==> flow/design.v <==
`timescale 1ns/10ps
module  CONV(
	input				clk,
	input				reset,
	output logic		busy,	
	input				ready,	
	output logic [13:0]	iaddr,
	input  		 [7:0]	idata,	
	output logic		ioe,
	output logic		wen_L0,
	output logic		oe_L0,
	output logic [13:0]	addr_L0,
	output logic [11:0] w_data_L0,
	input  		 [11:0] r_data_L0,
	output logic 		wen_L1,
	output logic		oe_L1,
	output logic [11:0]	addr_L1,
	output logic [11:0]	w_data_L1,
	input  		 [11:0]	r_data_L1,
	output logic		oe_weight,
	output logic [15:0]	addr_weight,
	input  logic signed  [7:0]  r_data_weight,
	output logic		wen_L2,
	output logic [3:0]	addr_L2,
	output logic [31:0]	w_data_L2
	);
reg [1:0] fully_flag;
reg[3:0] i0,i4,i5,i6;
reg [3:0] state,next_state;
reg [11:0] data [0:8];
reg [15:0] zero_index,addr_index0,addr_index1,addr_index2,addr_index3,addr_index4,L0_index;
reg signed [31:0] data_fully;
parameter INIT=4'd0,ADDR1=4'd1,WAIT1=4'd2,DATA_i0=4'd3,LAYER0=4'd4,ADDR2=4'd5,LAYER1=4'd6,
		  LAYER1_1=4'd7,ADDR3=4'd8,WAIT3=4'd9,LAYER2=4'd10,LAYER2_1=4'd11,FINI=4'd12;
always @(posedge clk or posedge reset ) begin
  if(reset) state<=INIT;
  else state<=next_state;
end
always @(*) begin
	case (state)
		INIT:begin
			next_state=(ready)?ADDR1:INIT;	
		end 
		ADDR1:begin
			next_state=WAIT1;
		end
		WAIT1:begin
			next_state=(fully_flag==0)?DATA_i0:(fully_flag==1)?LAYER1:LAYER2;		   
		end
		DATA_i0:begin
			next_state=(i0>=8&&zero_index==0||i0>=7&&zero_index==127||i0>=5&&zero_index==16510||
			            i0>=4&&zero_index==16637||i0>=8&&zero_index%130==0&&zero_index!=0&&zero_index!=16510||
						i5>=7&&zero_index%130==127&&zero_index!=127&&zero_index!=16637||
						i6>=8&&zero_index>0&&zero_index<127||i4>=5&&zero_index>16510&&zero_index<16637||i4>=8)?LAYER0:ADDR1;	
		end
		LAYER0:begin
			next_state=(L0_index>=16383)?ADDR2:ADDR1;
		end
		ADDR2:begin
			next_state=WAIT1;
		end
		LAYER1:begin
			next_state=(i0>=3)?LAYER1_1:ADDR2;
		end
		LAYER1_1:begin
			next_state=(addr_index1>=4095)?ADDR3:ADDR2;
		end
		ADDR3:begin
			next_state=WAIT1;
		end
		LAYER2:begin
			next_state=(addr_index2>=4095)?LAYER2_1:ADDR3;
		end
		LAYER2_1:begin
			next_state=(addr_index4>=9)?FINI:ADDR3;
		end
		FINI:begin
			next_state=INIT;
		end
		default: next_state=INIT;
	endcase
end
always @(posedge clk) begin
	case (state)
		INIT:begin
			zero_index<=16'h0;
			i0<=4'h4;
			i4<=4'h0;
			i5<=4'h0;
			i6<=4'h3;
			addr_index0<=0;
			addr_index1<=126;
			addr_index2<=0;
			addr_index3<=16128;
			addr_index4<=0;
			L0_index<=0;
			wen_L0<=0;
			ioe<=0;
			busy<=0;
			data_fully<=0;
			fully_flag<=0;
			wen_L1<=0;
			wen_L2<=0;
			oe_L0<=0;
			oe_L1<=0;
			oe_weight<=0;
		end 
		ADDR1:begin
			wen_L0<=0;
            ioe<=1;
			if (zero_index==0) begin
				if (i0==4) iaddr<=14'h0;
				else if (i0==5) iaddr<=14'h1; 
				else if (i0==7) iaddr<=14'h80;
				else iaddr<=14'h81;	
			end
			else if (zero_index==127) begin
				if (i0==3) iaddr<=14'h7E;
				else if (i0==4) iaddr<=14'h7F; 
				else if (i0==6) iaddr<=14'hFE;
				else iaddr<=14'hFF;	
			end
			else if (zero_index==16510) begin
				if (i0==1) iaddr<=14'h3F00;
				else if (i0==2) iaddr<=14'h3F01; 
				else if (i0==4) iaddr<=14'h3F80;
				else iaddr<=14'h3F81;		
			end
			else if (zero_index==16637) begin
				if (i0==0) iaddr<=14'h3F7E;
				else if (i0==1) iaddr<=14'h3F7F; 
				else if (i0==3) iaddr<=14'h3FFE;
				else iaddr<=14'h3FFF;		
			end
			else if (zero_index%130==0&&zero_index!=0&&zero_index!=16510) begin
				if (i0==1) iaddr<=addr_index0;
				else if (i0==2) iaddr<=addr_index0+1; 
				else if (i0==4) iaddr<=addr_index0+128;
				else if (i0==5) iaddr<=addr_index0+129;
				else if (i0==7) iaddr<=addr_index0+256;
				else iaddr<=addr_index0+257;
			end
			else if (zero_index%130==127&&zero_index!=127&&zero_index!=16637) begin
				if (i5==0) iaddr<=addr_index1;
				else if (i5==1) iaddr<=addr_index1+1; 
				else if (i5==3) iaddr<=addr_index1+128;
				else if (i5==4) iaddr<=addr_index1+129;
				else if (i5==6) iaddr<=addr_index1+256;
				else iaddr<=addr_index1+257;	
			end
			else if (zero_index>0&&zero_index<127) begin
				if (i6==3) iaddr<=addr_index2;
				else if (i6==4) iaddr<=addr_index2+1; 
				else if (i6==5) iaddr<=addr_index2+2;
				else if (i6==6) iaddr<=addr_index2+128;
				else if (i6==7) iaddr<=addr_index2+129;
				else iaddr<=addr_index2+130;	
			end
			else if (zero_index>16510&&zero_index<16637) begin
				if (i4==0) iaddr<=addr_index3;
				else if (i4==1) iaddr<=addr_index3+1; 
				else if (i4==2) iaddr<=addr_index3+2;
				else if (i4==3) iaddr<=addr_index3+128;
				else if (i4==4) iaddr<=addr_index3+129;
				else iaddr<=addr_index3+130;
			end
			else begin
				if (i4==0) iaddr<=addr_index4;
				else if (i4==1) iaddr<=addr_index4+1; 
				else if (i4==2) iaddr<=addr_index4+2;
				else if (i4==3) iaddr<=addr_index4+128;
				else if (i4==4) iaddr<=addr_index4+129;
				else if (i4==5) iaddr<=addr_index4+130;
				else if (i4==6) iaddr<=addr_index4+256;
				else if (i4==7) iaddr<=addr_index4+257;
				else iaddr<=addr_index4+258;	
			end
		end
		DATA_i0:begin
			if (zero_index==0) begin
				data[0]<=8'h0;
			    data[1]<=8'h0;
			    data[2]<=8'h0;
			    data[3]<=8'h0;
			    data[6]<=8'h0;
                data[i0]<=idata;
			    i0<=(i0==5)?i0+2:i0+1;	
			end
			else if (zero_index==127) begin
				data[0]<=8'h0;
			    data[1]<=8'h0;
			    data[2]<=8'h0;
			    data[5]<=8'h0;
			    data[8]<=8'h0;
                data[i0]<=idata;
			    i0<=(i0==4)?i0+2:i0+1;		
			end
			else if (zero_index==16510) begin
			    data[0]<=8'h0;
			    data[3]<=8'h0;
			    data[6]<=8'h0;
			    data[7]<=8'h0;
			    data[8]<=8'h0;
                data[i0]<=idata;
			    i0<=(i0==2)?i0+2:i0+1;	
			end
			else if (zero_index==16637) begin
				data[2]<=8'h0;
			    data[5]<=8'h0;
			    data[6]<=8'h0;
			    data[7]<=8'h0;
			    data[8]<=8'h0;
                data[i0]<=idata;
			    i0<=(i0==1)?i0+2:i0+1;
			end
			else if (zero_index%130==0&&zero_index!=0&&zero_index!=16510) begin
			   data[0]<=8'h0;
               data[3]<=8'h0;
               data[6]<=8'h0;
               data[i0]<=idata;
               i0<=(i0%3==2)?i0+2:i0+1;	
			end
			else if (zero_index%130==127&&zero_index!=127&&zero_index!=16637) begin
			    data[2]<=8'h0;
			    data[5]<=8'h0;
			    data[8]<=8'h0;
			    data[i5]<=idata;
			    i5<=(i5%3==1)?i5+2:i5+1;
			end
			else if (zero_index>0&&zero_index<127) begin
				data[0]<=8'h0;
                data[1]<=8'h0;
                data[2]<=8'h0;
                data[i6]<=idata;
                i6<=i6+1;
			end
			else if ((zero_index>16510&&zero_index<16637)) begin
				data[6]<=8'h0;
			    data[7]<=8'h0;
			    data[8]<=8'h0;
			    data[i4]<=idata;
			    i4<=i4+1;
			end
			else begin
				data[i4]<=idata;
			    i4<=i4+1;
			end	
		end
		LAYER0:begin
			if (i0>=8&&zero_index==0) begin
				i0<=3;
				zero_index<=zero_index+1;
			end
			else if (i0>=7&&zero_index==127) begin
				i0<=1;
				zero_index<=zero_index+3;
			end
			else if (i0>=5&&zero_index==16510) begin
				i0<=0;
				zero_index<=zero_index+1;
			end
			else if (i0>=4&&zero_index==16637) begin
				i0<=0;
				zero_index<=zero_index+1;
				addr_index0<=0;
				addr_index1<=0;
				addr_index2<=0;
				addr_index3<=0;
				addr_index4<=0;
			end
			else if (i0>=8&&zero_index%130==0&&zero_index!=0&&zero_index!=16510) begin
				i0<=0;
				zero_index<=zero_index+1;
				addr_index0<=addr_index0+128;
			end
			else if (i5>=7&&zero_index%130==127&&zero_index!=127&&zero_index!=16637) begin
				i5<=0;
				zero_index<=zero_index+3;
				addr_index1<=addr_index1+128;
			end
			else if (i6>=8&&zero_index>0&&zero_index<127) begin
				i6<=0;
				zero_index<=zero_index+1;
				addr_index2<=addr_index2+1;
			end
			else if (i4>=5&&zero_index>16510&&zero_index<16637) begin
				i4<=0;
				zero_index<=zero_index+1;
				addr_index3<=addr_index3+1;
			end
			else begin
				i4<=0;
				zero_index<=zero_index+1;
				addr_index4<=(addr_index4%128==125)?addr_index4+3:addr_index4+1;
			end
		    ioe<=0;
			wen_L0<=1;
			L0_index<=L0_index+1;
			addr_L0<=L0_index;
            w_data_L0<=($signed(-(data[0]<<1)+data[2]+data[4]+(data[5]<<1)+
                       data[6]+(data[7]<<1)-((data[8]<<1)+data[8]))>0)?$signed(-(data[0]<<1)+data[2]+data[4]+(data[5]<<1)+
                       data[6]+(data[7]<<1)-((data[8]<<1)+data[8])):0;
		end
        ADDR2:begin
			fully_flag<=1;
			wen_L0<=0;
			wen_L1<=0;
			oe_L0<=1;
			if(i0==0) addr_L0<=addr_index0;
			else if (i0==1) addr_L0<=addr_index0+1;
			else if (i0==2) addr_L0<=addr_index0+128;
            else addr_L0<=addr_index0+129;			
		end
		LAYER1:begin
			data[i0]<=r_data_L0;
			i0<=i0+1;
		end
		LAYER1_1:begin
			i0<=0;
			addr_index0<=(addr_index0%128==126)?addr_index0+130:addr_index0+2;
            wen_L1<=1;
			oe_L0<=0;
			addr_L1<=addr_index1;
			addr_index1<=addr_index1+1;
			w_data_L1<=(data[0]>=data[1]&&data[0]>=data[2]&&data[0]>=data[3])?data[0]:
			           (data[1]>=data[2]&&data[1]>=data[3]&&data[1]>=data[0])?data[1]:
					   (data[2]>=data[3]&&data[2]>=data[1]&&data[2]>=data[0])?data[2]:
					   (data[3]>=data[0]&&data[3]>=data[2]&&data[3]>=data[1])?data[3]:0;
		end
		ADDR3:begin
			fully_flag<=2;
			wen_L1<=0;
			wen_L2<=0;
			oe_L1<=1;
			oe_weight<=1;
			addr_L1<=addr_index2;
            addr_weight<=addr_index3;
		end
		LAYER2:begin
			data_fully<=$signed(r_data_L1)*r_data_weight+data_fully;
			addr_index2<=addr_index2+1;
			addr_index3<=addr_index3+1;
		end
		LAYER2_1:begin
			addr_index2<=0;
			oe_L1<=0;
			oe_weight<=0;
			wen_L2<=1;
			addr_L2<=addr_index4;
			w_data_L2<=(data_fully>0)?data_fully:data_fully>>>16;
			addr_index4<=addr_index4+1;
			data_fully<=32'b0;
		end
		FINI:begin
			busy<=1;
		end
		default; 
	endcase
end
endmodule
Memo
Re: synthesis data of CONV

Reports on CONV. Tool output for the design above before and after an edit, in the order of the flow. Lines under "original" count in the file above, lines under "edited" in the edited file. "difference": "edited" minus "original" as printed here. "relative change": 100 x difference / "original". Operators carry their Yosys type and port widths (W data, S select, Z words). Library cell names are shortened. Not given: -

Top: CONV. Clock port: clk. Library: sky130hd. Library corner: tt_025C_1v80.

Diff. Unified diff, file above to edited file. A script made this edit. It was not meant as an optimisation and need not keep what the design does.

```diff
@@ -337,9 +337,4 @@
             addr_weight<=addr_index3;
 		end
-		LAYER2:begin
-			data_fully<=$signed(r_data_L1)*r_data_weight+data_fully;
-			addr_index2<=addr_index2+1;
-			addr_index3<=addr_index3+1;
-		end
 		LAYER2_1:begin
 			addr_index2<=0;
```

Word-level counts. Yosys after proc, flatten, opt, wreduce and memory -nomap, before mapping. Memory bits, and registers merged into a memory's read port (data or address), are not among the register bits. Print and check cells are not counted. Memory sizes are those after Yosys's memory passes, which may raise the word count (mostly to a power of two), join words into wider ones and drop unused or constant bits.

Bit counts: bits of input ports (original 43, edited 43, difference 0, relative change 0.00%); cells after elaboration (original 744, edited 735, difference -9, relative change -1.21%); bits in registers (original 289, edited 225, difference -64, relative change -22.15%); memories (original 1, edited 1, difference 0, relative change 0.00%); output and inout port bits (original 124, edited 124, difference 0, relative change 0.00%); RAM bits (original 192, edited 192, difference 0, relative change 0.00%).

Operators by class: $mul (original 1, edited 0, difference -1, relative change -100.00%); reductions and logical operators (original 82, edited 80, difference -2, relative change -2.44%); bitwise operators (original 106, edited 106, difference 0, relative change 0.00%); order comparisons (original 31, edited 30, difference -1, relative change -3.23%); equality and inequality tests (original 103, edited 103, difference 0, relative change 0.00%); add/sub/neg operators (original 49, edited 48, difference -1, relative change -2.04%); multiplexer cells (original 339, edited 337, difference -2, relative change -0.59%); div/mod/pow operators (original 3, edited 3, difference 0, relative change 0.00%).

Operators with widths: $reduce_bool A3 Y1 (original 6, edited 4, difference -2, relative change -33.33%); $pmux W16 S3 (original 5, edited 3, difference -2, relative change -40.00%); $pmux W16 S2 (original 2, edited 4, difference +2, relative change +100.00%); $add A20 B32 Y32 (original 1, edited 0, difference -1, relative change -100.00%); $gt A32 B1 Y1 const B (original 1, edited 0, difference -1, relative change -100.00%); $mul A12 B8 Y20 (original 1, edited 0, difference -1, relative change -100.00%); $mux W31 (original 1, edited 0, difference -1, relative change -100.00%); $pmux W32 S2 (original 1, edited 0, difference -1, relative change -100.00%); $mux W12 (original 80, edited 80, difference 0, relative change 0.00%); $mux W4 (original 77, edited 77, difference 0, relative change 0.00%); $mux W1 (original 62, edited 62, difference 0, relative change 0.00%); $and A1 B1 Y1 (original 48, edited 48, difference 0, relative change 0.00%); $mux W16 (original 42, edited 42, difference 0, relative change 0.00%); $mux W14 (original 39, edited 39, difference 0, relative change 0.00%); $eq A4 B4 Y1 const A (original 29, edited 29, difference 0, relative change 0.00%); $not A1 Y1 (original 29, edited 29, difference 0, relative change 0.00%); $logic_and A1 B1 Y1 (original 28, edited 28, difference 0, relative change 0.00%); $or A1 B1 Y1 (original 19, edited 19, difference 0, relative change 0.00%); $eq A4 B3 Y1 const B (original 18, edited 18, difference 0, relative change 0.00%); $ne A2 B2 Y1 const B (original 18, edited 18, difference 0, relative change 0.00%); $ge A12 B12 Y1 (original 12, edited 12, difference 0, relative change 0.00%); $add A14 B8 Y14 const B (original 11, edited 11, difference 0, relative change 0.00%); $reduce_bool A2 Y1 (original 11, edited 11, difference 0, relative change 0.00%); $and A1 B1 Y1 const A (original 10, edited 10, difference 0, relative change 0.00%); $eq A4 B2 Y1 const B (original 8, edited 8, difference 0, relative change 0.00%); $logic_or A1 B1 Y1 (original 8, edited 8, difference 0, relative change 0.00%); $mux W8 (original 8, edited 8, difference 0, relative change 0.00%); $ne A3 B3 Y1 const B (original 8, edited 8, difference 0, relative change 0.00%).

The list need not be complete.

Depth. Depth = most cells in a row (Yosys ltp): at word level without a register or memory, in the mapped netlist without a sequential cell, where the memories' decode and read muxes count.

Logic depth: word-level depth (original 17, edited 17, difference 0, relative change 0.00%); ABC_AREA (original 0, edited 0); depth in mapped cells (original 57, edited 55, difference -2, relative change -3.51%); depth with buffers taken out (original 48, edited 47, difference -1, relative change -2.08%).

Netlist. The flow's flattened synthesis, as Yosys stat reports it; memories are mapped. The netlist is that of the ABC_AREA named above (0 if unset); the other value can give another one.

Synthesis totals: sequential area (mm^2) (original 0.011232, edited 0.0093102, difference -0.0019218, relative change -17.11%); buffer cells (original 203, edited 218, difference +15, relative change +7.39%); flip-flops (original 400, edited 336, difference -64, relative change -16.00%); standard cells after synthesis (original 4070, edited 3338, difference -732, relative change -17.99%); cell area after synthesis (mm^2) (original 0.0363861, edited 0.0286712, difference -0.0077149, relative change -21.20%).

Cell types: inv_1 (original 367, edited 181, difference -186, relative change -50.68%); fa_1 (original 208, edited 60, difference -148, relative change -71.15%); ha_1 (original 218, edited 149, difference -69, relative change -31.65%); nor2_1 (original 377, edited 311, difference -66, relative change -17.51%); edfxtp_1 (original 316, edited 252, difference -64, relative change -20.25%); nand2b_1 (original 86, edited 26, difference -60, relative change -69.77%); buf_4 (original 2, edited 41, difference +39, relative change +1950.00%); and2_1 (original 69, edited 36, difference -33, relative change -47.83%); a22oi_1 (original 34, edited 6, difference -28, relative change -82.35%); clkbuf_1 (original 172, edited 145, difference -27, relative change -15.70%); o21ai_0 (original 204, edited 178, difference -26, relative change -12.75%); o21bai_1 (original 34, edited 11, difference -23, relative change -67.65%); or2_2 (original 30, edited 10, difference -20, relative change -66.67%); o21a_1 (original 28, edited 10, difference -18, relative change -64.29%); a21oi_1 (original 298, edited 281, difference -17, relative change -5.70%); nand3_1 (original 149, edited 166, difference +17, relative change +11.41%); xnor2_1 (original 143, edited 126, difference -17, relative change -11.89%); o31ai_1 (original 22, edited 39, difference +17, relative change +77.27%).

The list need not be complete.

Timing after synthesis. Path of least setup slack by OpenSTA after synthesis, without wires, with an ideal clock, recovery checks aside; 20% of the period is set as input and as output delay. Where synthesis merged equal registers, the netlist keeps one of their names.

Timing post-synthesis: kind (original register to register, edited register to register); start point (original register zero_index[12], edited register zero_index[12]); end point (original register i0[0], edited register i0[0]); data arrival time (ns) (original 12.262, edited 12.786, difference +0.524, relative change +4.27%); driving pins on the path (original 51, edited 51, difference 0, relative change 0.00%); data required time (ns) (original 12.728, edited 12.756, difference +0.028, relative change +0.22%); launch time at the first pin (ns) (original 0.000, edited 0.000, difference 0.000); path slack (ns) (original 0.467, edited -0.029, difference -0.496); path delay (ns) (original 12.534, edited 13.030, difference +0.496, relative change +3.96%); path buffers (original 7, edited 4, difference -3, relative change -42.86%); period (ns) (original 13.0, edited 13.0, difference 0.0, relative change 0.00%); synthesis period reached (ns) (original 12.533, edited 13.029, difference +0.496, relative change +3.96%).

"path delay" is the arrival time less input delay plus setup time. "driving pins on the path" counts driving pins, that of a launching flip-flop among them; a cell with two outputs on the path counts twice. "synthesis period reached" is the clock period less the worst setup slack; recovery checks do not enter. This is arithmetic on one report: input and output delays are still those of the set period (20% each). Between the ends stands the longest chain of elaborated cells between them, by number of cells; it is not shown to be the way that was timed. Of several equally long chains one is given. A line is the first line of the expression or statement that the cell stems from. Yosys adds cells for indexed reads and writes and turns some case tables into memories. A register here has more assigning lines than the two given. original: Ways into the end's enable are left out, as the timed path ends at the data pin.

Between the ends, post-synthesis, original:
Cell sequence: edfxtp_1 -> clkbuf_1 -> or3_1 -> nor2_1 -> nand2_1 -> ha_1 -> nand2b_1 -> a22oi_1 -> a21oi_1 -> maj3_1 -> a22oi_2 -> nor3_1 -> xnor2_1 -> nor4b_1 -> or2_1 -> clkbuf_1 -> a21oi_2 -> o31a_1 -> (+15 left out) -> nand2_2 -> buf_2 -> clkbuf_1 -> buf_1 -> o21ai_0 -> ha_1 -> ha_1 -> inv_1 -> o21ai_1 -> a21oi_1 -> mux2i_1 -> o21ai_0 -> ha_1 -> a21oi_1 -> nand4b_1 -> a211oi_2 -> a2111oi_0 -> or4_1. The entry for cells in the longest elaborated chain reads 11. Elaborated cells on any way between the ends: 28. Classes of those cells: div (1); eq/ne (4); mux (11); reduce/logical (12).

Ends and longest elaborated chain, post-synthesis, original: start: declaration (RTL line 31) `reg [15:0] zero_index,addr_index0,addr_index1,addr_index2,addr_index3,addr_index4,L0_index;`; start: assignment (RTL line 252) `zero_index<=zero_index+1;`; start: assignment (RTL line 256) `zero_index<=zero_index+3;`; $mod A16 B8 Y32 (RTL line 271) `else if (i0>=8&&zero_index%130==0&&zero_index!=0&&zero_index!=16510) begin`; $logic_not A32 Y1 (RTL line 271); $logic_and A1 B1 Y1 (3 in a row) (RTL line 271); $mux W4 (RTL line 271); $mux W4 (RTL line 262) `else if (i0>=4&&zero_index==16637) begin`; $mux W4 (RTL line 258) `else if (i0>=5&&zero_index==16510) begin`; $mux W4 (RTL line 254) `else if (i0>=7&&zero_index==127) begin`; $mux W4 (RTL line 250) `if (i0>=8&&zero_index==0) begin`; $pmux W4 S5 (RTL line 84) `case (state)`; end: assignment (RTL line 187) `i0<=(i0==5)?i0+2:i0+1;`; end: assignment (RTL line 196) `i0<=(i0==4)?i0+2:i0+1;`; end: declaration (RTL line 28) `reg[3:0] i0,i4,i5,i6;`.

edited: The path ends at the enable pin of a flip-flop; only ways to that pin are counted.

Between the ends, post-synthesis, edited:
Cell sequence: edfxtp_1 -> nor4_1 -> nand2_1 -> ha_1 -> nor2b_1 -> a21oi_1 -> a2111oi_0 -> o41ai_1 -> mux2i_1 -> or3_1 -> buf_6 -> a31o_4 -> xor2_2 -> o21ai_2 -> a21oi_1 -> nor3_2 -> nand3_1 -> a211o_1 -> (+15 left out) -> nor2_4 -> buf_8 -> buf_4 -> mux2_2 -> ha_1 -> ha_1 -> or2_2 -> clkbuf_1 -> mux2i_1 -> mux2_4 -> inv_1 -> ha_1 -> or2b_1 -> o22ai_1 -> or4b_4 -> a211oi_2 -> a21oi_1 -> o211a_1. The entry for cells in the longest elaborated chain reads 7. Elaborated cells on any way between the ends: 20. Classes of those cells: div (1); eq/ne (6); reduce/logical (13).

Ends and longest elaborated chain, post-synthesis, edited: start: declaration (RTL line 31) `reg [15:0] zero_index,addr_index0,addr_index1,addr_index2,addr_index3,addr_index4,L0_index;`; start: assignment (RTL line 252) `zero_index<=zero_index+1;`; start: assignment (RTL line 256) `zero_index<=zero_index+3;`; $mod A16 B8 Y32 (RTL line 271) `else if (i0>=8&&zero_index%130==0&&zero_index!=0&&zero_index!=16510) begin`; $logic_not A32 Y1 (RTL line 271); $logic_and A1 B1 Y1 (3 in a row) (RTL line 271); $ne A6 B6 Y1; $reduce_and A3 Y1; end: assignment (RTL line 221) `i0<=(i0%3==2)?i0+2:i0+1;`; end: assignment (RTL line 316) `i0<=i0+1;`; end: declaration (RTL line 28) `reg[3:0] i0,i4,i5,i6;`.

Timing after layout. From the final timing report of each run of pair A: the path of least setup slack in the routed layout; clock arrival at registers is part of the times.

Timing after layout: kind (original register to register, edited register to register); start point (original register zero_index[13], edited register zero_index[11]); end point (original register i0[1], edited register i0[0]); data arrival time (ns) (original 12.53, edited 12.88, difference +0.35, relative change +2.79%); path buffers (original 2, edited 1, difference -1, relative change -50.00%); launch time at the first pin (ns) (original 0.61, edited 0.58, difference -0.03, relative change -4.92%); period (ns) (original 13.0, edited 13.0, difference 0.0, relative change 0.00%); driving pins on the path (original 47, edited 45, difference -2, relative change -4.26%); path slack (ns) (original 0.84, edited 0.47, difference -0.37); data required time (ns) (original 13.36, edited 13.35, difference -0.01, relative change -0.07%).

Between the ends stands the longest chain of elaborated cells between them, by number of cells; it is not shown to be the way that was timed. Of several equally long chains one is given. A register here has more assigning lines than the two given. original: Ways into the end's enable are left out, as the timed path ends at the data pin.

Between the ends, after layout, original:
Cell sequence: edfxtp_1 -> or3_1 -> nor2_1 -> nand2_1 -> ha_1 -> nand2b_1 -> a22oi_2 -> a21oi_1 -> o21ai_0 -> a22oi_2 -> buf_4 -> or4_4 -> nor3_2 -> o221ai_1 -> or3_4 -> o211a_4 -> nor2_4 -> a2111oi_0 -> (+11 left out) -> a2111oi_4 -> nand2_2 -> nand2_1 -> o21ai_0 -> ha_1 -> ha_1 -> inv_1 -> o21ai_1 -> a21oi_1 -> mux2i_1 -> o21ai_0 -> ha_1 -> a21oi_2 -> a221oi_1 -> a211oi_4 -> buf_4 -> mux2_2 -> o221ai_1. The entry for cells in the longest elaborated chain reads 11. Elaborated cells on any way between the ends: 28. Classes of those cells: div (1); eq/ne (4); mux (11); reduce/logical (12).

Ends and longest elaborated chain, after layout, original: start: declaration (RTL line 31) `reg [15:0] zero_index,addr_index0,addr_index1,addr_index2,addr_index3,addr_index4,L0_index;`; start: assignment (RTL line 252) `zero_index<=zero_index+1;`; start: assignment (RTL line 256) `zero_index<=zero_index+3;`; $mod A16 B8 Y32 (RTL line 271) `else if (i0>=8&&zero_index%130==0&&zero_index!=0&&zero_index!=16510) begin`; $logic_not A32 Y1 (RTL line 271); $logic_and A1 B1 Y1 (3 in a row) (RTL line 271); $mux W4 (RTL line 271); $mux W4 (RTL line 262) `else if (i0>=4&&zero_index==16637) begin`; $mux W4 (RTL line 258) `else if (i0>=5&&zero_index==16510) begin`; $mux W4 (RTL line 254) `else if (i0>=7&&zero_index==127) begin`; $mux W4 (RTL line 250) `if (i0>=8&&zero_index==0) begin`; $pmux W4 S5 (RTL line 84) `case (state)`; end: assignment (RTL line 187) `i0<=(i0==5)?i0+2:i0+1;`; end: assignment (RTL line 196) `i0<=(i0==4)?i0+2:i0+1;`; end: declaration (RTL line 28) `reg[3:0] i0,i4,i5,i6;`.

edited: The path ends at the enable pin of a flip-flop; only ways to that pin are counted.

Between the ends, after layout, edited:
Cell sequence: edfxtp_1 -> buf_4 -> or4_4 -> o32ai_4 -> a31oi_2 -> or4_1 -> a211o_4 -> or3_4 -> a31o_4 -> xnor2_4 -> a41oi_1 -> o22a_1 -> or3_4 -> mux2_2 -> and2_2 -> a2111oi_4 -> o211ai_2 -> or4_4 -> (+9 left out) -> nor3b_1 -> nor3_1 -> or3_4 -> nor2_4 -> mux2_2 -> ha_1 -> ha_1 -> or2_4 -> mux2i_1 -> mux2_4 -> inv_1 -> ha_1 -> or2b_1 -> o22ai_1 -> or4b_4 -> a211oi_4 -> a21oi_1 -> o211a_1. The entry for cells in the longest elaborated chain reads 7. Elaborated cells on any way between the ends: 20. Classes of those cells: div (1); eq/ne (6); reduce/logical (13).

Ends and longest elaborated chain, after layout, edited: start: declaration (RTL line 31) `reg [15:0] zero_index,addr_index0,addr_index1,addr_index2,addr_index3,addr_index4,L0_index;`; start: assignment (RTL line 252) `zero_index<=zero_index+1;`; start: assignment (RTL line 256) `zero_index<=zero_index+3;`; $mod A16 B8 Y32 (RTL line 271) `else if (i0>=8&&zero_index%130==0&&zero_index!=0&&zero_index!=16510) begin`; $logic_not A32 Y1 (RTL line 271); $logic_and A1 B1 Y1 (3 in a row) (RTL line 271); $ne A6 B6 Y1; $reduce_and A3 Y1; end: assignment (RTL line 221) `i0<=(i0%3==2)?i0+2:i0+1;`; end: assignment (RTL line 316) `i0<=i0+1;`; end: declaration (RTL line 28) `reg[3:0] i0,i4,i5,i6;`.

Flow runs. Runs of the flow (Yosys, OpenROAD) on both versions; the two runs of a pair have the same settings. The constraints put input and output delay at 20% of the set period each and load the outputs with 0.01 pF.

Flow settings, pair A:
The entry for CORE_UTILIZATION reads 40. The figure for period_ns is 13.0. CAP_MARGIN: 20. CORE_MARGIN: 2. The figure for SLEW_MARGIN is 20.

Final reports, pair A: worst setup slack after layout (ns) (original 0.835, edited 0.474, difference -0.361); total negative slack on setup checks (ns) (original 0.000, edited 0.000, difference 0.000); lowest hold slack (ns) (original 0.440, edited 0.470, difference +0.030); period achieved (ns) (original 12.165, edited 12.526, difference +0.361, relative change +2.97%); full die area (mm^2) (original 0.0933944, edited 0.0738345, difference -0.0195599, relative change -20.94%); utilization after routing (original 0.456, edited 0.463, difference +0.007); post-synthesis cell area (mm^2) (original 0.0363861, edited 0.0286712, difference -0.0077149, relative change -21.20%); standard-cell area of the final layout (mm^2) (original 0.0410694, edited 0.0329941, difference -0.0080753, relative change -19.66%).

Flow settings, pair B:
CAP_MARGIN: 25. The entry for CELL_PAD_IN_SITES_GLOBAL_PLACEMENT reads 3. The entry for CORE_UTILIZATION reads 17. CTS_CLUSTER_DIAMETER: 160. For CTS_CLUSTER_SIZE the number is 69. Under GPL_ROUTABILITY_DRIVEN stands 1. GPL_TIMING_DRIVEN: 0. MAX_ROUTING_LAYER: met4. MIN_ROUTING_LAYER: met1. PLACE_DENSITY_LB_ADDON: 0.07. Under SETUP_SLACK_MARGIN stands -0.5. The figure for period_ns is 11.9. CORE_MARGIN: 2. The figure for SLEW_MARGIN is 20.

Final reports, pair B: worst setup slack after layout (ns) (original -0.994, edited -0.482, difference +0.512); total negative slack on setup checks (ns) (original -7.666, edited -3.499, difference +4.167); lowest hold slack (ns) (original 0.470, edited 0.469, difference -0.001); period achieved (ns) (original 12.894, edited 12.382, difference -0.512, relative change -3.97%); full die area (mm^2) (original 0.217753, edited 0.171955, difference -0.045798, relative change -21.03%); utilization after routing (original 0.207, edited 0.212, difference +0.005); post-synthesis cell area (mm^2) (original 0.0363861, edited 0.0286712, difference -0.0077149, relative change -21.20%); standard-cell area of the final layout (mm^2) (original 0.0438896, edited 0.0355203, difference -0.0083693, relative change -19.07%).

"period achieved": clock period set for the run, less the worst setup slack. It is reckoned from that one timing run; input and output delays stay at 20% of the period that was set.
